==> flow/design.v <==
module DFF( input D ,input D1 ,output reg Q, input Write,input Write1, input Clk);
	always@(posedge Clk) 
	begin
	if(Write)
		begin
		Q<=D;
		end
	else if(Write1)
		begin
		Q<=D1;
		end
	else
		Q<=Q;
	end
endmodule
module Register(input[15:0] in_Reg,input[15:0] in_Reg1, output [15:0] out_Reg, input reg_Write,input reg_Write1, input Clk);
	DFF D0(in_Reg[0],in_Reg1[0],out_Reg[0],reg_Write,reg_Write1,Clk);
	DFF D1(in_Reg[1],in_Reg1[1],out_Reg[1],reg_Write,reg_Write1,Clk);
	DFF D2(in_Reg[2],in_Reg1[2],out_Reg[2],reg_Write,reg_Write1,Clk);
	DFF D3(in_Reg[3],in_Reg1[3],out_Reg[3],reg_Write,reg_Write1,Clk);
	DFF D4(in_Reg[4],in_Reg1[4],out_Reg[4],reg_Write,reg_Write1,Clk);
	DFF D5(in_Reg[5],in_Reg1[5],out_Reg[5],reg_Write,reg_Write1,Clk);
	DFF D6(in_Reg[6],in_Reg1[6],out_Reg[6],reg_Write,reg_Write1,Clk);
	DFF D7(in_Reg[7],in_Reg1[7],out_Reg[7],reg_Write,reg_Write1,Clk);
	DFF D8(in_Reg[8],in_Reg1[8],out_Reg[8],reg_Write,reg_Write1,Clk);
	DFF D9(in_Reg[9],in_Reg1[9],out_Reg[9],reg_Write,reg_Write1,Clk);
	DFF D10(in_Reg[10],in_Reg1[10],out_Reg[10],reg_Write,reg_Write1,Clk);
	DFF D11(in_Reg[11],in_Reg1[11],out_Reg[11],reg_Write,reg_Write1,Clk);
	DFF D12(in_Reg[12],in_Reg1[12],out_Reg[12],reg_Write,reg_Write1,Clk);
	DFF D13(in_Reg[13],in_Reg1[13],out_Reg[13],reg_Write,reg_Write1,Clk);
	DFF D14(in_Reg[14],in_Reg1[14],out_Reg[14],reg_Write,reg_Write1,Clk);
	DFF D15(in_Reg[15],in_Reg1[15],out_Reg[15],reg_Write,reg_Write1,Clk);
endmodule
module IRlt(input Clk, input [15:0] in_IR, input IR_Write, output [15:0] out_IR);
	Register IR(in_IR,16'd0,out_IR,IR_Write,1'b0,Clk);
endmodule
module Decoder3to8(DestReg, DecOut);
	input [2:0] DestReg;
	output reg [7:0] DecOut;
	always@(DestReg)
	casex(DestReg)
		3'b000: DecOut=8'b00000001;
		3'b001: DecOut=8'b00000010;
		3'b010: DecOut=8'b00000100;
		3'b011: DecOut=8'b00001000;
		3'b100: DecOut=8'b00010000;
		3'b101: DecOut=8'b00100000;
		3'b110: DecOut=8'b01000000;
		3'b111: DecOut=8'b10000000;
	endcase
endmodule
module Mux8to1(reg_Out1,reg_Out2,reg_Out3,reg_Out4,reg_Out5,reg_Out6,reg_Out7,reg_Out8,Bus,Src);
	input[15:0]reg_Out1,reg_Out2,reg_Out3,reg_Out4,reg_Out5,reg_Out6,reg_Out7,reg_Out8;
	input[2:0]Src;
	output reg [15:0]Bus;
	always@(reg_Out1,reg_Out2,reg_Out3,reg_Out4,reg_Out5,reg_Out6,reg_Out7,reg_Out8 ,Src)
	begin
	case(Src)
		3'b000:Bus=reg_Out1;
		3'b001:Bus=reg_Out2;
		3'b010:Bus=reg_Out3;
		3'b011:Bus=reg_Out4;
		3'b100:Bus=reg_Out5;
		3'b101:Bus=reg_Out6;
		3'b110:Bus=reg_Out7;
		3'b111:Bus=reg_Out8;
	endcase
	end
endmodule
module RegFile(SrcA, SrcB,SrcC, DestReg, WriteData,WriteData1, OutBusA, OutBusB,OutBusC,reg_Write,reg_Write1, Clk);
	input [2:0]SrcA, SrcB,SrcC, DestReg;
	input Clk,reg_Write,reg_Write1;
	input [15:0]WriteData,WriteData1;
	output[15:0]OutBusA, OutBusB,OutBusC;
	wire [7:0]DecOut,DecOut1,Array,Array1;
	wire [15:0]out_Reg1,out_Reg2,out_Reg3,out_Reg4,out_Reg5,out_Reg6,out_Reg7,out_Reg8;
	wire [2:0]out;
		Register R1(16'd1,WriteData1,out_Reg1,1'b1,1'b0,Clk);
		Register R2(16'd3,WriteData1,out_Reg2,1'b1,1'b0,Clk);
		Register R3(16'd4,WriteData1,out_Reg3,1'b1,1'b0,Clk);
		Register R4(16'd15,WriteData1,out_Reg4,1'b1,1'b0,Clk);
		Register R5(WriteData,WriteData1,out_Reg5,Array[4],Array1[4],Clk);
		Register R6(WriteData,WriteData1,out_Reg6,Array[5],Array1[5],Clk);
		Register R7(WriteData,WriteData1,out_Reg7,Array[6],Array1[6],Clk);
		Register R8(WriteData,WriteData1,out_Reg8,Array[7],Array1[7],Clk);
		Decoder3to8 dec(DestReg,DecOut);
		Decoder3to8 dec1(SrcA,DecOut1);
		and (Array1[0],DecOut1[0],reg_Write1);
		and (Array1[1],DecOut1[1],reg_Write1);
		and (Array1[2],DecOut1[2],reg_Write1);
		and (Array1[3],DecOut1[3],reg_Write1);
		and (Array1[4],DecOut1[4],reg_Write1);
		and (Array1[5],DecOut1[5],reg_Write1);
		and (Array1[6],DecOut1[6],reg_Write1);
		and (Array1[7],DecOut1[7],reg_Write1);
		and (Array[0],DecOut[0],reg_Write);
		and (Array[1],DecOut[1],reg_Write);
		and (Array[2],DecOut[2],reg_Write);
		and (Array[3],DecOut[3],reg_Write);
		and (Array[4],DecOut[4],reg_Write);
		and (Array[5],DecOut[5],reg_Write);
		and (Array[6],DecOut[6],reg_Write);
		and (Array[7],DecOut[7],reg_Write);
		Mux8to1 m(out_Reg1,out_Reg2,out_Reg3,out_Reg4,out_Reg5,out_Reg6,out_Reg7,out_Reg8,OutBusA,SrcA);
		Mux8to1 m1(out_Reg1,out_Reg2,out_Reg3,out_Reg4,out_Reg5,out_Reg6,out_Reg7,out_Reg8,OutBusB,SrcB);
		Mux8to1 m2(out_Reg1,out_Reg2,out_Reg3,out_Reg4,out_Reg5,out_Reg6,out_Reg7,out_Reg8,OutBusC,SrcC);
endmodule
module Mux2to1(input control, input[15:0] in0, input[15:0] in1, output reg[15:0] out);
always @ (in0 or in1 or control) begin
	case(control)
		1'b0: out=in0;
		1'b1: out=in1;
	endcase
end
endmodule
module Mux4to1(input[1:0] control, input[15:0] in0, input[15:0] in1, input[15:0] in2, input[15:0] in3, output reg[15:0] out);
always @ (control or in0 or in1 or in2 or in3) begin
	case(control)
		2'b00: out=in0;
		2'b01: out=in1;
		2'b10: out=in2;
		2'b11: out=in3;
	endcase
end
endmodule
module Mux4to1_3bit(input [2:0]Src1,input [2:0]Src2, input [1:0]index,output reg [2:0]out);
	always@(Src1,Src2,index)
	begin
	case(index)
		2'b00:out=Src1;
		2'b10:out=Src2;
		2'b01:out=Src1;
		2'b11:out=Src1;
endcase
end
endmodule
module Mux5to1(input[2:0] control, input[15:0] in0, input[15:0] in1, input[15:0] in2, input[15:0] in3, input[15:0] in4, output reg[15:0] out);
always @ (control or in0 or in1 or in2 or in3 or in4) begin
	case(control)
		3'b000: out=in0;
		3'b001: out=in1;
		3'b010: out=in2;
		3'b011: out=in3;
		3'b100: out=in4;
		default: out=0;
	endcase
end
endmodule
module Sext6b(input[5:0] in, output reg[15:0] out);
	always @ (in)
		out = {in[5],in[5],in[5],in[5],in[5],in[5],in[5],in[5],in[5],in[5],in[5],in};
endmodule
module Sext3b(input[2:0] in, output reg[15:0] out);
	always @ (in)
		out = {in[2],in[2],in[2],in[2],in[2],in[2],in[2],in[2],in[2],in[2],in[2],in[2],in[2],in};
endmodule
module Zext6b(input[5:0] in, output reg[15:0] out);
	always @ (in)
		out = {1'b0,1'b0,1'b0,1'b0,1'b0,1'b0,1'b0,1'b0,1'b0,1'b0,in};
endmodule
module shiftconcat (input[15:0] in1, input[11:0] in2, output reg[15:0] out);
reg[11:0] temp;
always @ (in1,in2) begin
	out = {in1[15:13],in2,1'b0};
end
endmodule 
module shift1 (input[15:0] in, output[15:0]  out);
	assign out=in<<1;
endmodule
module ALU(input[3:0] aluop, input[15:0] A, input[15:0] B, input[15:0] C, output reg [15:0] LO, output reg[15:0] HI, output reg NZ);
	wire[15:0] out1; wire[15:0] out2;
	always @ (aluop,A,B,C) begin
		HI=0;
		LO=0;
		NZ=0;
		case(aluop)
			4'b0000: LO=A+B+C;
			4'b0001: LO=A-B-C;
			4'b0010: LO=A+B-C;
			4'b0011: begin
						if (C==16'd0) begin
							LO=16'hffff;
							HI=B;
						end
						else begin
							LO=B/C; 
							HI=B%C;
						end
					 end
			4'b0100: LO=A+B+C;
			4'b0101: LO=A<<C;
			4'b0110: LO=A>>C;
			4'b0111: LO=$signed(A)>>>C;
			4'b1000: LO=C+A;
			4'b1001: LO=C+A;
			4'b1010: begin
						if (A!=B)
							NZ=1;
						end
			4'b1011: LO = A|C;
			4'b1100: LO = A+C; 
			4'b1101: LO = B+C;  
			4'b1111: LO = A+B;
			default: ;
		endcase
	end
endmodule
module ctrlckt(input clk,
input reset,
input [3:0] opcode,
output reg w1,
output reg w2,
output reg pcwritecond,
output reg pcwrite,
output reg iord,
output reg memread,
output reg memwrite,
output reg [1:0] memtoreg,
output reg irwrite,
output reg A,
output reg B,
output reg [2:0] C,
output reg [1:0] pcsource,
output reg [3:0] aluop,
output reg ccpcinit,
output reg [3:0]opcodereg,
output reg [2:0]curstate);
always@(posedge clk)
	begin
	if(reset) begin
		curstate<=3'b000;
		w1<=1'b0;
		w2<=1'b0;
		pcwritecond<=1'b0;
		pcwrite<=1'b0;
		iord<=1'b0;
		memread<=1'b0;
		memwrite<=1'b0;
		memtoreg<=2'b00;
		irwrite<=1'b0;
		A<=1'b0;
		B<=1'b0;
		C<=3'b000;
		pcsource<=2'b00;
		aluop<=4'b0000;
		ccpcinit<=1;
	end
	else begin
		ccpcinit<=0;
		if(curstate==3'b000)
			begin
			curstate<=3'b001;
			w1<=1'b0;
			w2<=1'b0;
			pcwritecond<=1'b0;
			pcwrite<=1'b1;
			iord<=1'b0;
			memread<=1'b1;
			memwrite<=1'b0;
			memtoreg<=2'b00;
			irwrite<=1'b1;
			A<=1'b0;
			B<=1'b0;
			C<=3'b000;
			pcsource<=2'b00;
			aluop<=4'b1111;  
		end
		else if(curstate==3'b001)
			begin
			opcodereg<=opcode;
			curstate<=3'b010;
			w1<=1'b0;
			w2<=1'b0;
			pcwritecond<=1'b0;
			pcwrite<=1'b0;
			iord<=1'b0;
			memread<=1'b0;
			memwrite<=1'b0;
			memtoreg<=2'b00;
			irwrite<=1'b0;
			A<=1'b0;
			B<=1'b0;
			C<=3'b001;
			pcsource<=2'b00;
			aluop<=4'b1100;  
		end
		else if(curstate==3'b010)
			begin
				if(opcode==4'b0000)
				begin
					curstate<=3'b011;
					w1<=1'b0;
					w2<=1'b0;
					pcwritecond<=1'b0;
					pcwrite<=1'b0;
					iord<=1'b0;
					memread<=1'b0;
					memwrite<=1'b0;
					memtoreg<=2'b00;
					irwrite<=1'b0;
					A<=1'b1;
					B<=1'b1;
					C<=3'b000;
					pcsource<=2'b00;
					aluop<=4'b0000;
				end
				else if(opcode==4'b0001)
				begin
					curstate<=3'b011;
					w1<=1'b0;
					w2<=1'b0;
					pcwritecond<=1'b0;
					pcwrite<=1'b0;
					iord<=1'b0;
					memread<=1'b0;
					memwrite<=1'b0;
					memtoreg<=2'b00;
					irwrite<=1'b0;
					A<=1'b1;
					B<=1'b1;
					C<=3'b000;
					pcsource<=2'b00;
					aluop<=4'b0001;
				end
				else if (opcode==4'b0010)
				begin
					curstate<=3'b011;
					w1<=1'b0;
					w2<=1'b0;
					pcwritecond<=1'b0;
					pcwrite<=1'b0;
					iord<=1'b0;
					memread<=1'b0;
					memwrite<=1'b0;
					memtoreg<=2'b00;
					irwrite<=1'b0;
					A<=1'b1;
					B<=1'b1;
					C<=3'b000;
					pcsource<=2'b00;
					aluop<=4'b0010;
				end
				else if (opcode==4'b0011)
				begin
					curstate<=3'b011;
					w1<=1'b0;
					w2<=1'b0;
					pcwritecond<=1'b0;
					pcwrite<=1'b0;
					iord<=1'b0;
					memread<=1'b0;
					memwrite<=1'b0;
					memtoreg<=2'b00;
					irwrite<=1'b0;
					A<=1'b1;
					B<=1'b1;
					C<=3'b000;
					pcsource<=2'b00;
					aluop<=4'b0011;
				end
				else if(opcode == 4'b0100)
				begin
					curstate<=3'b011;
					w1<=1'b0;
					w2<=1'b0;
					pcwritecond<=1'b0;
					pcwrite<=1'b0;
					iord<=1'b0;
					memread<=1'b0;
					memwrite<=1'b0;
					memtoreg<=2'b00;
					irwrite<=1'b0;
					A<=1'b1;
					B<=1'b1;
					C<=3'b011;
					pcsource<=2'b00;
					aluop<=4'b0100;
				end
				else if(opcode==4'b0101)
				begin
					curstate<=3'b011;
					w1<=1'b0;
					w2<=1'b0;
					pcwritecond<=1'b0;
					pcwrite<=1'b0;
					iord<=1'b0;
					memread<=1'b0;
					memwrite<=1'b0;
					memtoreg<=2'b00;
					irwrite<=1'b0;
					A<=1'b1;
					B<=1'b1;
					C<=3'b011;
					pcsource<=2'b00;
					aluop<=4'b0101;
				end
				else if (opcode==4'b0110)
				begin
					curstate<=3'b011;
					w1<=1'b0;
					w2<=1'b0;
					pcwritecond<=1'b0;
					pcwrite<=1'b0;
					iord<=1'b0;
					memread<=1'b0;
					memwrite<=1'b0;
					memtoreg<=2'b00;
					irwrite<=1'b0;
					A<=1'b1;
					B<=1'b1;
					C<=3'b011;
					pcsource<=2'b00;
					aluop<=4'b0110;
				end
				else if (opcode == 4'b0111)
				begin
					curstate<=3'b011;
					w1<=1'b0;
					w2<=1'b0;
					pcwritecond<=1'b0;
					pcwrite<=1'b0;
					iord<=1'b0;
					memread<=1'b0;
					memwrite<=1'b0;
					memtoreg<=2'b00;
					irwrite<=1'b0;
					A<=1'b1;
					B<=1'b1;
					C<=3'b011;
					pcsource<=2'b00;
					aluop<=4'b0111;
				end
				else if (opcode==4'b1000)
				begin
					curstate<=3'b011;
					w1<=1'b0;
					w2<=1'b0;
					pcwritecond<=1'b0;
					pcwrite<=1'b0;
					iord<=1'b0;
					memread<=1'b0;
					memwrite<=1'b0;
					memtoreg<=2'b00;
					irwrite<=1'b0;
					A<=1'b1;
					B<=1'b0;
					C<=3'b010;
					pcsource<=2'b00;
					aluop<=4'b1000;
				end
				else if(opcode==4'b1001)
				begin
					curstate<=3'b011;
					w1<=1'b0;
					w2<=1'b0;
					pcwritecond<=1'b0;
					pcwrite<=1'b0;
					iord<=1'b0;
					memread<=1'b0;
					memwrite<=1'b0;
					memtoreg<=2'b00;
					irwrite<=1'b0;
					A<=1'b1;
					B<=1'b0;
					C<=3'b010;
					pcsource<=2'b00;
					aluop<=4'b1001;
				end
				else if (opcode==4'b1010)
				begin
					curstate<=3'b000;
					w1<=1'b0;
					w2<=1'b0;
					pcwritecond<=1'b1;
					pcwrite<=1'b0;
					iord<=1'b0;
					memread<=1'b0;
					memwrite<=1'b0;
					memtoreg<=2'b00;
					irwrite<=1'b0;
					A<=1'b1;
					B<=1'b1;
					C<=3'b010;
					pcsource<=2'b10;
					aluop<=4'b1010;
				end
				else if(opcode==4'b1011)
				begin
					curstate<=3'b011;
					w1<=1'b0;
					w2<=1'b0;
					pcwritecond<=1'b0;
					pcwrite<=1'b0;
					iord<=1'b0;
					memread<=1'b0;
					memwrite<=1'b0;
					memtoreg<=2'b00;
					irwrite<=1'b0;
					A<=1'b1;
					B<=1'b0;
					C<=3'b100;
					pcsource<=2'b00;
					aluop<=4'b1011;
				end
				else if(opcode==4'b1100)
				begin
					curstate<=3'b000;
					w1<=1'b0;
					w2<=1'b0;
					pcwritecond<=1'b0;
					pcwrite<=1'b1;
					iord<=1'b0;
					memread<=1'b0;
					memwrite<=1'b0;
					memtoreg<=2'b00;
					irwrite<=1'b0;
					A<=1'b1;
					B<=1'b0;
					C<=3'b010;
					pcsource<=2'b01;
					aluop<=4'b1100;
				end
				else if(opcode == 4'b1101)
				begin
					curstate<=3'b000;
					w1<=1'b1;
					w2<=1'b0;
					pcwritecond<=1'b0;
					pcwrite<=1'b1;
					iord<=1'b0;
					memread<=1'b0;
					memwrite<=1'b0;
					memtoreg<=2'b10;
					irwrite<=1'b0;
					A<=1'b1;
					B<=1'b0;
					C<=3'b010;
					pcsource<=2'b00;
					aluop<=4'b1100;
				end		
			end
		else if (curstate==3'b011)	
			begin
				if(opcode==4'b0000)
				begin
					curstate<=3'b000;
					w1<=1'b1;
					w2<=1'b0;
					pcwritecond<=1'b0;
					pcwrite<=1'b0;
					iord<=1'b0;
					memread<=1'b0;
					memwrite<=1'b0;
					memtoreg<=2'b01;
					irwrite<=1'b0;
					A<=1'b0;
					B<=1'b0;
					C<=3'b000;
					pcsource<=2'b00;
					aluop<=4'b1110;
				end	
				else if (opcode==4'b0001)
				begin
					curstate<=3'b000;
					w1<=1'b1;
					w2<=1'b0;
					pcwritecond<=1'b0;
					pcwrite<=1'b0;
					iord<=1'b0;
					memread<=1'b0;
					memwrite<=1'b0;
					memtoreg<=2'b01;
					irwrite<=1'b0;
					A<=1'b0;
					B<=1'b0;
					C<=3'b000;
					pcsource<=2'b00;
					aluop<=4'b1110;
				end
				else if(opcode == 4'b0010)
				begin
					curstate<=3'b000;
					w1<=1'b1;
					w2<=1'b0;
					pcwritecond<=1'b0;
					pcwrite<=1'b0;
					iord<=1'b0;
					memread<=1'b0;
					memwrite<=1'b0;
					memtoreg<=2'b01;
					irwrite<=1'b0;
					A<=1'b0;
					B<=1'b0;
					C<=3'b000;
					pcsource<=2'b00;
					aluop<=4'b1110;
				end
				else if(opcode==4'b0011)
				begin
					curstate<=3'b000;
					w1<=1'b1;
					w2<=1'b1;
					pcwritecond<=1'b0;
					pcwrite<=1'b0;
					iord<=1'b0;
					memread<=1'b0;
					memwrite<=1'b0;
					memtoreg<=2'b01;
					irwrite<=1'b0;
					A<=1'b0;
					B<=1'b0;
					C<=3'b000;
					pcsource<=2'b00;
					aluop<=4'b1110;
				end
				else if(opcode==4'b0100)
				begin
					curstate<=3'b000;
					w1<=1'b1;
					w2<=1'b0;
					pcwritecond<=1'b0;
					pcwrite<=1'b0;
					iord<=1'b0;
					memread<=1'b0;
					memwrite<=1'b0;
					memtoreg<=2'b01;
					irwrite<=1'b0;
					A<=1'b1;
					B<=1'b0;
					C<=3'b100;
					pcsource<=2'b00;
					aluop<=4'b1110;
				end
				else if(opcode==4'b0101)
				begin
					curstate<=3'b000;
					w1<=1'b1;
					w2<=1'b0;
					pcwritecond<=1'b0;
					pcwrite<=1'b0;
					iord<=1'b0;
					memread<=1'b0;
					memwrite<=1'b0;
					memtoreg<=2'b01;
					irwrite<=1'b0;
					A<=1'b1;
					B<=1'b0;
					C<=3'b100;
					pcsource<=2'b00;
					aluop<=4'b1110;
				end
				else if(opcode==4'b0110)
				begin
					curstate<=3'b000;
					w1<=1'b1;
					w2<=1'b0;
					pcwritecond<=1'b0;
					pcwrite<=1'b0;
					iord<=1'b0;
					memread<=1'b0;
					memwrite<=1'b0;
					memtoreg<=2'b01;
					irwrite<=1'b0;
					A<=1'b1;
					B<=1'b0;
					C<=3'b100;
					pcsource<=2'b00;
					aluop<=4'b1110;
				end
				else if(opcode==4'b0111)
				begin
					curstate<=3'b000;
					w1<=1'b1;
					w2<=1'b0;
					pcwritecond<=1'b0;
					pcwrite<=1'b0;
					iord<=1'b0;
					memread<=1'b0;
					memwrite<=1'b0;
					memtoreg<=2'b01;
					irwrite<=1'b0;
					A<=1'b1;
					B<=1'b0;
					C<=3'b100;
					pcsource<=2'b00;
					aluop<=4'b1110;
				end
				else if(opcode==4'b1000)
				begin
					curstate<=3'b100;
					w1<=1'b0;
					w2<=1'b0;
					pcwritecond<=1'b0;
					pcwrite<=1'b0;
					iord<=1'b1;
					memread<=1'b1;
					memwrite<=1'b0;
					memtoreg<=2'b00;
					irwrite<=1'b0;
					A<=1'b0;
					B<=1'b0;
					C<=3'b100;
					pcsource<=2'b00;
					aluop<=4'b1110;
				end
				else if(opcode==4'b1001)
				begin
					curstate<=3'b000;
					w1<=1'b0;
					w2<=1'b0;
					pcwritecond<=1'b0;
					pcwrite<=1'b0;
					iord<=1'b1;
					memread<=1'b0;
					memwrite<=1'b1;
					memtoreg<=2'b00;
					irwrite<=1'b0;
					A<=1'b1;
					B<=1'b0;
					C<=3'b100;
					pcsource<=2'b00;
					aluop<=4'b1110;
					opcodereg<=opcode;
				end
				else if(opcode==4'b1011)
				begin
					curstate<=3'b000;
					w1<=1'b1;
					w2<=1'b0;
					pcwritecond<=1'b0;
					pcwrite<=1'b0;
					iord<=1'b0;
					memread<=1'b0;
					memwrite<=1'b0;
					memtoreg<=2'b01;
					irwrite<=1'b0;
					A<=1'b0;
					B<=1'b0;
					C<=3'b000;
					pcsource<=2'b00;
					aluop<=4'b1110;
				end
			end
		else if (curstate==3'b100) begin
			if(opcode==4'b1000)
			begin
				curstate<=3'b000;
				w1<=1'b1;
				w2<=1'b0;
				pcwritecond<=1'b0;
				pcwrite<=1'b0;
				iord<=1'b0;
				memread<=1'b0;
				memwrite<=1'b0;
				memtoreg<=2'b00;
				irwrite<=1'b0;
				A<=1'b0;
				B<=1'b0;
				C<=3'b000;
				pcsource<=2'b00;
				aluop<=4'b1110;
			end	
		end
	end	
end
endmodule
module WorkingFinal(input clk, input reset, input wire[15:0] mem_rdata, output wire[15:0] mem_addr, output wire[15:0] mem_wdata, output wire mem_we, output wire halt);
	wire[15:0] MemOut, IRout, AluOutLo, AluOutHi, ALUInA, ALUInB, ALUInC, PCin, PCout, MemAddr, OutBusB, DMRout, RegWD1;
	wire ccpcwrite, ccirwrite, ccA, ccB, ccw1;
	wire[2:0] ccC, RFinB, curstate;
	wire[3:0] opcodereg, ccaluop;
	wire[15:0] LOout,Bout, RegWD2,OutBusA,OutBusC,Aout,Cout,PCSrcIn1,AluSrcCIn1,AluSrcCIn2,AluSrcCIn3,AluSrcCIn4;
	wire wNZ, wire1, PCwrite1,ccw2,ccpcwritecond,cciord,ccmemread,ccmemwrite,ccpcinit;
	wire[1:0] ccpcsource,ccmemtoreg;
	ctrlckt  cc (clk,reset,IRout[15:12],ccw1,ccw2,ccpcwritecond,ccpcwrite,cciord,ccmemread,ccmemwrite,ccmemtoreg,ccirwrite,ccA,ccB,ccC,ccpcsource,ccaluop,ccpcinit,opcodereg,curstate);
	and(wire1,ccpcwritecond,wNZ);
	or(PCwrite1,wire1,ccpcwrite);
	Register PC (PCin,16'd0,PCout,PCwrite1,ccpcinit,clk);
	Mux2to1 IorD (cciord,PCout,LOout,MemAddr);
	assign mem_addr = MemAddr;
	assign mem_wdata = Bout;
	assign mem_we = ccmemwrite;
	assign MemOut = mem_rdata;
	assign halt = (curstate == 3'b010) && (IRout[15:13] == 3'b111);
	IRlt ir1(clk,MemOut,ccirwrite,IRout);
	Register DMR(MemOut,16'd0,DMRout,1'b1,1'b0,clk);
	Mux4to1 MemToReg(ccmemtoreg,DMRout,LOout,PCout,16'd1,RegWD1);
	Mux4to1_3bit m4to13bit (IRout[5:3],IRout[11:9],IRout[15:14],RFinB);
	RegFile rfile1 (IRout[8:6],RFinB,IRout[2:0],IRout[11:9],RegWD1,RegWD2,OutBusA,OutBusB,OutBusC,ccw1,ccw2,clk);
	Register RegAluSrcA(OutBusA,16'd0,Aout,1'b1,1'b0,clk);
	Register RegAluSrcB(OutBusB,16'd0,Bout,1'b1,1'b0,clk);
	Register RegAluSrcC(OutBusC,16'd0,Cout,1'b1,1'b0,clk);
	shiftconcat conc (PCout,IRout[11:0],PCSrcIn1);
	Sext6b s6b (IRout[5:0], AluSrcCIn2);
	shift1 sh1 (AluSrcCIn2,AluSrcCIn1);
	Sext3b s3b (IRout[2:0], AluSrcCIn3);
	Zext6b z6b (IRout[5:0],AluSrcCIn4);
	Mux2to1 AluSrcA(ccA, PCout, Aout, ALUInA);
	Mux2to1 AluSrcB(ccB, 16'd2, Bout,ALUInB);
	Mux5to1 AluSrcC(ccC, Cout, AluSrcCIn1, AluSrcCIn2, AluSrcCIn3, AluSrcCIn4, ALUInC);
	ALU alu (ccaluop, ALUInA,ALUInB,ALUInC, AluOutLo,AluOutHi,wNZ);
	Register HI(AluOutHi,16'd0,RegWD2,1'b1,ccpcinit,clk);
	Register LO(AluOutLo,16'd0,LOout,1'b1,ccpcinit,clk);
	Mux4to1 PCSrc (ccpcsource,AluOutLo,PCSrcIn1,LOout,16'd1,PCin);
endmodule
[Tool chain data of WorkingFinal]
Tool output for the design above before and after an edit, in the order of the flow.
Lines under "original" count in the file above, lines under "edited" in the edited file.
"difference": "edited" minus "original" as printed here. "rel. change": 100 x difference / "original".
The mark n/a stands for no value.
Inputs
  design top: WorkingFinal
  clock port: clk
  library: sky130hd
  corner: tt_025C_1v80

[Diff]
Unified diff, file above to edited file.
The edit is scripted: it alters the design's behaviour and was not made to optimise anything.
begin of diff
@@ -780,5 +780,7 @@
 	assign mem_addr = MemAddr;
 	assign mem_wdata = Bout;
-	assign mem_we = ccmemwrite;
+	reg mem_we_d1;
+	always @(posedge clk) mem_we_d1 <= ccmemwrite;
+	assign mem_we = mem_we_d1;
 	assign MemOut = mem_rdata;
 	assign halt = (curstate == 3'b010) && (IRout[15:13] == 3'b111);
end of diff

[Elaborated design]
Yosys after proc, flatten, opt, wreduce and memory -nomap, before mapping. Print and check cells are not counted. Equal cells are merged and count once.
Memory sizes are those after Yosys's memory passes, which may raise the word count (mostly to a power of two), join words into wider ones and drop unused or constant bits.
Bit counts
  register bits after elaboration: original 216, edited 217, difference +1, rel. change +0.46%
  memory bits (read-only): original 128, edited 128, difference 0, rel. change 0.00%
  word width x clocked read ports: original 16, edited 16, difference 0, rel. change 0.00%
  memory cells: original 2, edited 2, difference 0, rel. change 0.00%
  input bits: original 18, edited 18, difference 0, rel. change 0.00%
  output and inout bits: original 34, edited 34, difference 0, rel. change 0.00%
  elaborated cells: original 816, edited 817, difference +1, rel. change +0.12%
Operators by class
  $add $sub $neg: original 7, edited 7, difference 0, rel. change 0.00%
  div/mod/pow operators: original 2, edited 2, difference 0, rel. change 0.00%
  equal/unequal tests: original 68, edited 68, difference 0, rel. change 0.00%
  shift-type cells: original 3, edited 3, difference 0, rel. change 0.00%
  mux-type cells: original 472, edited 472, difference 0, rel. change 0.00%
  bitwise logic cells: original 14, edited 14, difference 0, rel. change 0.00%
  reduce/logical cells: original 38, edited 38, difference 0, rel. change 0.00%
Memories
  words x width with read and write ports: original 8x8 r1 w0; 8x8 r1 w0, edited 8x8 r1 w0; 8x8 r1 w0
Operators by type and width
  1-bit two-way mux: original 314, edited 314, difference 0, rel. change 0.00%
  2-bit two-way mux: original 57, edited 57, difference 0, rel. change 0.00%
  3-bit two-way mux: original 57, edited 57, difference 0, rel. change 0.00%
  4-bit two-way mux: original 31, edited 31, difference 0, rel. change 0.00%
  3-bit equality test (second input constant): original 15, edited 15, difference 0, rel. change 0.00%
  4-bit equality test (second input constant): original 13, edited 13, difference 0, rel. change 0.00%
  3-bit by 2-bit equality test with 1-bit output (second input constant): original 10, edited 10, difference 0, rel. change 0.00%
  1-bit AND: original 9, edited 9, difference 0, rel. change 0.00%
  4-bit by 3-bit equality test with 1-bit output (second input constant): original 8, edited 8, difference 0, rel. change 0.00%
  2-bit equality test (second input constant): original 6, edited 6, difference 0, rel. change 0.00%
  3-bit by 1-bit equality test with 1-bit output (second input constant): original 5, edited 5, difference 0, rel. change 0.00%
  3-bit zero test: original 5, edited 5, difference 0, rel. change 0.00%
  2-bit nonzero test: original 5, edited 5, difference 0, rel. change 0.00%
  16-bit adder: original 4, edited 4, difference 0, rel. change 0.00%
  4-bit by 2-bit equality test with 1-bit output (second input constant): original 4, edited 4, difference 0, rel. change 0.00%
  2-bit by 1-bit equality test with 1-bit output (second input constant): original 3, edited 3, difference 0, rel. change 0.00%
  2-bit zero test: original 3, edited 3, difference 0, rel. change 0.00%
  1-bit NOT: original 3, edited 3, difference 0, rel. change 0.00%
  16-bit parallel mux with 2-bit select: original 3, edited 3, difference 0, rel. change 0.00%
  16-bit parallel mux with 8-bit select: original 3, edited 3, difference 0, rel. change 0.00%
  4-bit AND reduction: original 3, edited 3, difference 0, rel. change 0.00%
  3-bit OR reduction: original 3, edited 3, difference 0, rel. change 0.00%
  16-bit subtractor: original 3, edited 3, difference 0, rel. change 0.00%
  4-bit by 1-bit equality test with 1-bit output (second input constant): original 2, edited 2, difference 0, rel. change 0.00%
  4-bit zero test: original 2, edited 2, difference 0, rel. change 0.00%
  16-bit two-way mux: original 2, edited 2, difference 0, rel. change 0.00%
  16-bit parallel mux with 4-bit select: original 2, edited 2, difference 0, rel. change 0.00%
  14-bit nonzero test: original 2, edited 2, difference 0, rel. change 0.00%
The list need not be complete.

[Logic depth]
Longest topological path by Yosys (ltp), each cell counted once; first at word level (registers and memories cut), then after technology mapping (sequential cells cut; the memories' decode and read muxes count).
Depth
  depth in word-level cells: original 18, edited 18, difference 0, rel. change 0.00%
  ABC_AREA: original 0, edited 0
  mapped depth: original 140, edited 141, difference +1, rel. change +0.71%
  gate-level depth less buffers: original 127, edited 128, difference +1, rel. change +0.79%

[Mapped cells and area]
The flow's flattened synthesis, as Yosys stat reports it; memories are mapped. The netlist is that of the ABC_AREA named above (0 if unset); the other value can give another one.
Mapped netlist
  cells in the netlist: original 2990, edited 3023, difference +33, rel. change +1.10%
  synthesis area (um^2): original 23754.0, edited 23796.6, difference +42.6, rel. change +0.18%
  area of sequential cells (um^2): original 5725.5, edited 5745.5, difference +20.0, rel. change +0.35%
  flip-flops: original 238, edited 239, difference +1, rel. change +0.42%
Cells by type
  sky130_fd_sc_hd__o21ai_0: original 155, edited 205, difference +50, rel. change +32.26%
  sky130_fd_sc_hd__nor3_1: original 124, edited 77, difference -47, rel. change -37.90%
  sky130_fd_sc_hd__nor2_1: original 280, edited 317, difference +37, rel. change +13.21%
  sky130_fd_sc_hd__o21ai_1: original 24, edited 1, difference -23, rel. change -95.83%
  sky130_fd_sc_hd__a22oi_1: original 28, edited 50, difference +22, rel. change +78.57%
  sky130_fd_sc_hd__clkbuf_1: original 142, edited 121, difference -21, rel. change -14.79%
  sky130_fd_sc_hd__mux2_2: original 53, edited 34, difference -19, rel. change -35.85%
  sky130_fd_sc_hd__o21a_1: original 53, edited 72, difference +19, rel. change +35.85%
  sky130_fd_sc_hd__a22o_1: original 40, edited 22, difference -18, rel. change -45.00%
  sky130_fd_sc_hd__nand3_1: original 91, edited 105, difference +14, rel. change +15.38%
  sky130_fd_sc_hd__inv_1: original 113, edited 125, difference +12, rel. change +10.62%
  sky130_fd_sc_hd__nor4_1: original 10, edited 20, difference +10, rel. change +100.00%
  sky130_fd_sc_hd__buf_2: original 3, edited 13, difference +10, rel. change +333.33%
  sky130_fd_sc_hd__nor2b_1: original 24, edited 32, difference +8, rel. change +33.33%
  sky130_fd_sc_hd__a21oi_1: original 288, edited 295, difference +7, rel. change +2.43%
  sky130_fd_sc_hd__and3_1: original 26, edited 19, difference -7, rel. change -26.92%
  sky130_fd_sc_hd__nand2_1: original 272, edited 278, difference +6, rel. change +2.21%
  sky130_fd_sc_hd__xor2_1: original 39, edited 45, difference +6, rel. change +15.38%
The list need not be complete.
By module: a second synthesis without flattening, with its own total; a netlist apart from the flattened one above.
Unflattened totals
  cell total of the unflattened synthesis: original 3822, edited 3823, difference +1, rel. change +0.03%
  area total of the unflattened synthesis (um^2): original 35026.1, edited 35041.1, difference +15.0, rel. change +0.04%
Rows give one instance, submodules left out.
By module, original
  ALU: times used 1, cells 2078, area 13912.1 um^2, sequential area 0.0 um^2
  DFF: times used 256, cells 3, area 51.3 um^2, sequential area 30.0 um^2
  Mux8to1: times used 3, cells 177, area 1114.8 um^2, sequential area 0.0 um^2
  ctrlckt: times used 1, cells 152, area 1446.4 um^2, sequential area 600.6 um^2
  Mux4to1: times used 2, cells 20, area 424.2 um^2, sequential area 0.0 um^2
  Mux2to1: times used 3, cells 18, area 249.0 um^2, sequential area 0.0 um^2
  Mux5to1: times used 1, cells 80, area 696.9 um^2, sequential area 0.0 um^2
  Decoder3to8: times used 2, cells 8, area 65.1 um^2, sequential area 0.0 um^2
  Zext6b: times used 1, cells 17, area 123.9 um^2, sequential area 0.0 um^2
  shift1: times used 1, cells 17, area 123.9 um^2, sequential area 0.0 um^2
  shiftconcat: times used 1, cells 17, area 123.9 um^2, sequential area 0.0 um^2
  Sext3b: times used 1, cells 16, area 120.1 um^2, sequential area 0.0 um^2
  Sext6b: times used 1, cells 16, area 120.1 um^2, sequential area 0.0 um^2
  Mux4to1_3bit: times used 1, cells 4, area 58.8 um^2, sequential area 0.0 um^2
original: Further modules, not shown: 4.
By module, edited
  ALU: times used 1, cells 2078, area 13912.1 um^2, sequential area 0.0 um^2
  DFF: times used 256, cells 3, area 51.3 um^2, sequential area 30.0 um^2
  Mux8to1: times used 3, cells 177, area 1114.8 um^2, sequential area 0.0 um^2
  ctrlckt: times used 1, cells 152, area 1446.4 um^2, sequential area 600.6 um^2
  Mux4to1: times used 2, cells 20, area 424.2 um^2, sequential area 0.0 um^2
  Mux2to1: times used 3, cells 18, area 249.0 um^2, sequential area 0.0 um^2
  Mux5to1: times used 1, cells 80, area 696.9 um^2, sequential area 0.0 um^2
  Decoder3to8: times used 2, cells 8, area 65.1 um^2, sequential area 0.0 um^2
  Zext6b: times used 1, cells 17, area 123.9 um^2, sequential area 0.0 um^2
  shift1: times used 1, cells 17, area 123.9 um^2, sequential area 0.0 um^2
  shiftconcat: times used 1, cells 17, area 123.9 um^2, sequential area 0.0 um^2
  Sext3b: times used 1, cells 16, area 120.1 um^2, sequential area 0.0 um^2
  Sext6b: times used 1, cells 16, area 120.1 um^2, sequential area 0.0 um^2
  Mux4to1_3bit: times used 1, cells 4, area 58.8 um^2, sequential area 0.0 um^2
edited: Further modules, not shown: 4.

[Worst setup path after synthesis]
Source: OpenSTA report_checks on the synthesized netlist (no wires, ideal clock, input and output delay 20% of the period each), path of least setup slack; recovery checks are left aside. Register names are those of the netlist, which keeps one name where synthesis merged equal registers.
Path after synthesis
  path type: original register to register, edited register to register
  start point: original register cc.C, edited register cc.C
  end point: original register HI.D13.Q, edited register HI.D9.Q
  period (ps): original 30000, edited 30000, difference 0, rel. change 0.00%
  library setup time (ps): original 118, edited 92, difference -26
  data arrival time (ps): original 28528, edited 27075, difference -1453, rel. change -5.09%
  data required time (ps): original 29882, edited 29908, difference +26, rel. change +0.09%
  path slack (ps): original 1354, edited 2833, difference +1479
  delay of the path (ps): original 28646, edited 27167, difference -1479, rel. change -5.16%
  stages: original 127, edited 129, difference +2, rel. change +1.57%
  period reached after synthesis (ps): original 28646, edited 27167, difference -1479, rel. change -5.16%
"delay of the path" is the arrival time less input delay plus setup time.
"stages": output pins that drive a net of the path, with the launching flip-flop's if there is one; two outputs of one cell count as two.
"period reached after synthesis" is the clock period less the worst setup slack; recovery checks do not enter. This is arithmetic on one report: input and output delays are still those of the set period (20% each).
Where an end lacks its bit number, it is one bit of the signal, or one of the new flip-flops if synthesis recoded a state register.
A register here has more assigning lines than the two given.
Between the ends, after synthesis, original
  cells stage by stage: sky130_fd_sc_hd__dfxtp_1 -> sky130_fd_sc_hd__clkbuf_1 -> sky130_fd_sc_hd__or3_1 -> sky130_fd_sc_hd__a21oi_1 -> sky130_fd_sc_hd__clkbuf_1 -> sky130_fd_sc_hd__buf_1 -> sky130_fd_sc_hd__ha_1 -> sky130_fd_sc_hd__or3_1 -> sky130_fd_sc_hd__nor2_1 -> sky130_fd_sc_hd__a31oi_1 -> sky130_fd_sc_hd__a211oi_1 -> sky130_fd_sc_hd__a221o_1 -> sky130_fd_sc_hd__inv_1 -> sky130_fd_sc_hd__ha_1 -> sky130_fd_sc_hd__o211ai_1 -> sky130_fd_sc_hd__nand2_1 -> sky130_fd_sc_hd__nand2_1 -> sky130_fd_sc_hd__or4_1 -> [91 not listed] -> sky130_fd_sc_hd__nor3_1 -> sky130_fd_sc_hd__a211oi_1 -> sky130_fd_sc_hd__nor4_1 -> sky130_fd_sc_hd__nor3_1 -> sky130_fd_sc_hd__nor3b_1 -> sky130_fd_sc_hd__clkbuf_1 -> sky130_fd_sc_hd__clkbuf_1 -> sky130_fd_sc_hd__mux2_2 -> sky130_fd_sc_hd__ha_1 -> sky130_fd_sc_hd__or3_1 -> sky130_fd_sc_hd__o21ba_2 -> sky130_fd_sc_hd__a21oi_1 -> sky130_fd_sc_hd__a31o_2 -> sky130_fd_sc_hd__a31oi_1 -> sky130_fd_sc_hd__clkbuf_1 -> sky130_fd_sc_hd__nor2_1 -> sky130_fd_sc_hd__nand2_1 -> sky130_fd_sc_hd__o2111a_1
RTL lines, path after synthesis, original
  from (decl): line 222  | output reg [2:0] C,
  from (assign): line 243  | C<=3'b000;
  from (assign): line 264  | C<=3'b000;
  to (assign): line 6  | Q<=D;
  to (assign): line 10  | Q<=D1;
  to (decl): line 1  | module DFF( input D ,input D1 ,output reg Q, input Write,input Write1, input Clk);
original: No chain of elaborated cells between the ends is given.
Between the ends, after synthesis, edited
  cells stage by stage: sky130_fd_sc_hd__dfxtp_1 -> sky130_fd_sc_hd__buf_4 -> sky130_fd_sc_hd__buf_2 -> sky130_fd_sc_hd__and2_1 -> sky130_fd_sc_hd__clkbuf_1 -> sky130_fd_sc_hd__nor2_1 -> sky130_fd_sc_hd__clkbuf_1 -> sky130_fd_sc_hd__ha_1 -> sky130_fd_sc_hd__a41o_1 -> sky130_fd_sc_hd__a21boi_0 -> sky130_fd_sc_hd__ha_1 -> sky130_fd_sc_hd__o21a_1 -> sky130_fd_sc_hd__or2_2 -> sky130_fd_sc_hd__nand3_1 -> sky130_fd_sc_hd__nor4_1 -> sky130_fd_sc_hd__a21o_1 -> sky130_fd_sc_hd__ha_1 -> sky130_fd_sc_hd__o211ai_1 -> [93 not listed] -> sky130_fd_sc_hd__a221oi_1 -> sky130_fd_sc_hd__nor2_1 -> sky130_fd_sc_hd__o211a_1 -> sky130_fd_sc_hd__or2_2 -> sky130_fd_sc_hd__clkbuf_1 -> sky130_fd_sc_hd__clkbuf_1 -> sky130_fd_sc_hd__mux2_2 -> sky130_fd_sc_hd__ha_1 -> sky130_fd_sc_hd__nand3_1 -> sky130_fd_sc_hd__or2_2 -> sky130_fd_sc_hd__o41ai_1 -> sky130_fd_sc_hd__a21oi_1 -> sky130_fd_sc_hd__o21ai_0 -> sky130_fd_sc_hd__nand2_1 -> sky130_fd_sc_hd__clkbuf_1 -> sky130_fd_sc_hd__nand3_1 -> sky130_fd_sc_hd__o21ai_0 -> sky130_fd_sc_hd__o32ai_1
RTL lines, path after synthesis, edited
  from (decl): line 222  | output reg [2:0] C,
  from (assign): line 243  | C<=3'b000;
  from (assign): line 264  | C<=3'b000;
  to (assign): line 6  | Q<=D;
  to (assign): line 10  | Q<=D1;
  to (decl): line 1  | module DFF( input D ,input D1 ,output reg Q, input Write,input Write1, input Clk);
edited: No chain of elaborated cells between the ends is given.

[Path in the finished layout]
Path of least setup slack in the final report of each run of pair 1 (OpenROAD, finished layout, wires in). Where an end is a register, its clock arrival counts in the times.
The path's times are printed in steps of 10 ps; the period is the one set.
Path post-layout
  path type: original register to register, edited register to register
  start point: original register RegAluSrcC.D15.Q, edited register RegAluSrcC.D13.Q
  end point: original register HI.D7.Q, edited register PC.D0.Q
  period (ps): original 29000, edited 29000, difference 0, rel. change 0.00%
  library setup time (ps): original 160, edited 250, difference +90
  data arrival time (ps): original 27980, edited 28030, difference +50, rel. change +0.18%
  data required time (ps): original 29370, edited 29270, difference -100, rel. change -0.34%
  path slack (ps): original 1390, edited 1240, difference -150
  stages: original 128, edited 125, difference -3, rel. change -2.34%
Between the ends stands the longest chain of elaborated cells between them, by number of cells; it is not shown to be the way that was timed. Of several equally long chains one is given.
A line is the first line of the expression or statement that the cell stems from. Yosys adds cells for indexed reads and writes and turns some case tables into memories.
A register here has more assigning lines than the two given.
Between the ends, post-layout, original
  cells stage by stage: sky130_fd_sc_hd__dfxtp_1 -> sky130_fd_sc_hd__or4_4 -> sky130_fd_sc_hd__o21ai_4 -> sky130_fd_sc_hd__nand4_2 -> sky130_fd_sc_hd__or2_1 -> sky130_fd_sc_hd__nor2_2 -> sky130_fd_sc_hd__a21oi_1 -> sky130_fd_sc_hd__a21oi_1 -> sky130_fd_sc_hd__ha_1 -> sky130_fd_sc_hd__or3_1 -> sky130_fd_sc_hd__nor2_1 -> sky130_fd_sc_hd__a31oi_1 -> sky130_fd_sc_hd__a211oi_1 -> sky130_fd_sc_hd__a221o_1 -> sky130_fd_sc_hd__inv_1 -> sky130_fd_sc_hd__ha_1 -> sky130_fd_sc_hd__o211ai_1 -> sky130_fd_sc_hd__nand2_2 -> [92 not listed] -> sky130_fd_sc_hd__ha_1 -> sky130_fd_sc_hd__nand3_1 -> sky130_fd_sc_hd__nor4_2 -> sky130_fd_sc_hd__a21o_1 -> sky130_fd_sc_hd__or3_1 -> sky130_fd_sc_hd__nor3_4 -> sky130_fd_sc_hd__nor3b_4 -> sky130_fd_sc_hd__mux2_2 -> sky130_fd_sc_hd__ha_1 -> sky130_fd_sc_hd__or2_2 -> sky130_fd_sc_hd__a21oi_1 -> sky130_fd_sc_hd__o21ba_2 -> sky130_fd_sc_hd__a21oi_2 -> sky130_fd_sc_hd__a31o_2 -> sky130_fd_sc_hd__a31oi_4 -> sky130_fd_sc_hd__nor2_2 -> sky130_fd_sc_hd__a21oi_1 -> sky130_fd_sc_hd__a31oi_1
  length of the longest elaborated chain: 3
  elaborated cells on any way between the ends: 4
RTL lines, path post-layout, original
  from (decl): line 1  | module DFF( input D ,input D1 ,output reg Q, input Write,input Write1, input Clk);
  from (assign): line 6  | Q<=D;
  from (assign): line 10  | Q<=D1;
  16-bit parallel mux with 5-bit select: line 139  | case(control)
  16-bit by 16-bit modulo with 16-bit output: line 187  | HI=B%C;
  16-bit two-way mux: line 181  | if (C==16'd0) begin
  to (assign): line 10
  to (assign): line 13  | Q<=Q;
  to (decl): line 1
Between the ends, post-layout, edited
  cells stage by stage: sky130_fd_sc_hd__dfxtp_1 -> sky130_fd_sc_hd__o41ai_4 -> sky130_fd_sc_hd__nand3_2 -> sky130_fd_sc_hd__nor4_4 -> sky130_fd_sc_hd__a41o_1 -> sky130_fd_sc_hd__a21boi_0 -> sky130_fd_sc_hd__ha_1 -> sky130_fd_sc_hd__o21a_1 -> sky130_fd_sc_hd__or2_2 -> sky130_fd_sc_hd__nand3_1 -> sky130_fd_sc_hd__nor4_2 -> sky130_fd_sc_hd__a21o_1 -> sky130_fd_sc_hd__ha_2 -> sky130_fd_sc_hd__o211ai_1 -> sky130_fd_sc_hd__nand2_1 -> sky130_fd_sc_hd__nand2_1 -> sky130_fd_sc_hd__or4_1 -> sky130_fd_sc_hd__o211ai_1 -> [89 not listed] -> sky130_fd_sc_hd__nor2_1 -> sky130_fd_sc_hd__a221oi_2 -> sky130_fd_sc_hd__nor2_1 -> sky130_fd_sc_hd__o211a_1 -> sky130_fd_sc_hd__nor2_2 -> sky130_fd_sc_hd__buf_6 -> sky130_fd_sc_hd__mux2i_2 -> sky130_fd_sc_hd__fa_1 -> sky130_fd_sc_hd__a21oi_4 -> sky130_fd_sc_hd__o211ai_1 -> sky130_fd_sc_hd__a31oi_2 -> sky130_fd_sc_hd__a211o_1 -> sky130_fd_sc_hd__nand4_1 -> sky130_fd_sc_hd__nand2_1 -> sky130_fd_sc_hd__nand2_1 -> sky130_fd_sc_hd__nand2_1 -> sky130_fd_sc_hd__nand3_1 -> sky130_fd_sc_hd__o2bb2ai_1
  length of the longest elaborated chain: 6
  elaborated cells on any way between the ends: 10
RTL lines, path post-layout, edited
  from (decl): line 1  | module DFF( input D ,input D1 ,output reg Q, input Write,input Write1, input Clk);
  from (assign): line 6  | Q<=D;
  from (assign): line 10  | Q<=D1;
  16-bit parallel mux with 5-bit select: line 139  | case(control)
  16-bit by 16-bit divider with 16-bit output: line 186  | LO=B/C;
  16-bit two-way mux: line 181  | if (C==16'd0) begin
  16-bit parallel mux with 11-bit select: line 176  | case(aluop)
  16-bit parallel mux with 4-bit select: line 118  | case(control)
  1-bit two-way mux: line 4  | if(Write)
  to (assign): line 6
  to (assign): line 10
  to (decl): line 1
Some nets on the timed path still bear RTL names; the line given drives or declares the net.
Nets with RTL names, path post-layout, edited (line)
  LO.D0.D: 176

[Flow runs]
Runs of the flow (Yosys, OpenROAD) on both versions; the two runs of a pair have the same settings. The constraints put input and output delay at 20% of the set period each and load the outputs with 0.01 pF.
Settings, pair 1
  CORE_UTILIZATION: 40
  period_ns: 29.0
  CAP_MARGIN: 20
  CORE_MARGIN: 2
  SLEW_MARGIN: 20
Final reports, pair 1
  area of the synthesized netlist (um^2): original 23754.0, edited 23796.6, difference +42.6, rel. change +0.18%
  die size (um^2): original 61350.3, edited 61459.4, difference +109.1, rel. change +0.18%
  standard-cell area after layout (um^2): original 26719.4, edited 26930.8, difference +211.4, rel. change +0.79%
  post-route utilization (%): original 45.4, edited 45.7, difference +0.3
  worst setup slack after layout (ps): original 1393, edited 1243, difference -150
  setup TNS (ps): original 0, edited 0, difference 0
  final worst hold slack (ps): original 460, edited 355, difference -105
  achieved period (ps): original 27607, edited 27757, difference +150, rel. change +0.54%
Settings, pair 2
  ABC_AREA: 1
  CORE_MARGIN: 3
  CORE_UTILIZATION: 48
  CTS_CLUSTER_SIZE: 99
  MAX_ROUTING_LAYER: met4
  PLACE_DENSITY_LB_ADDON: 0.16
  SLEW_MARGIN: 5
  period_ns: 29.1
  CAP_MARGIN: 20
Final reports, pair 2
  area of the synthesized netlist (um^2): original 22631.7, edited 22875.7, difference +244.0, rel. change +1.08%
  die size (um^2): original 49791.5, edited 50312.7, difference +521.2, rel. change +1.05%
  standard-cell area after layout (um^2): original 26211.4, edited 26616.8, difference +405.4, rel. change +1.55%
  post-route utilization (%): original 57.0, edited 56.8, difference -0.2
  worst setup slack after layout (ps): original 1171, edited 1298, difference +127
  setup TNS (ps): original 0, edited 0, difference 0
  final worst hold slack (ps): original 454, edited 357, difference -97
  total design power (mW): original 2.235, edited 2.113, difference -0.122, rel. change -5.46%
  achieved period (ps): original 27929, edited 27802, difference -127, rel. change -0.45%
"achieved period" = clock period - worst setup slack. The figure is calculated, with input and output delays left at 20% of the set period.
By "total design power" is meant OpenSTA's value without simulated activity: inputs other than the clock are taken to toggle once in ten clock periods, and the tool carries that through the logic.
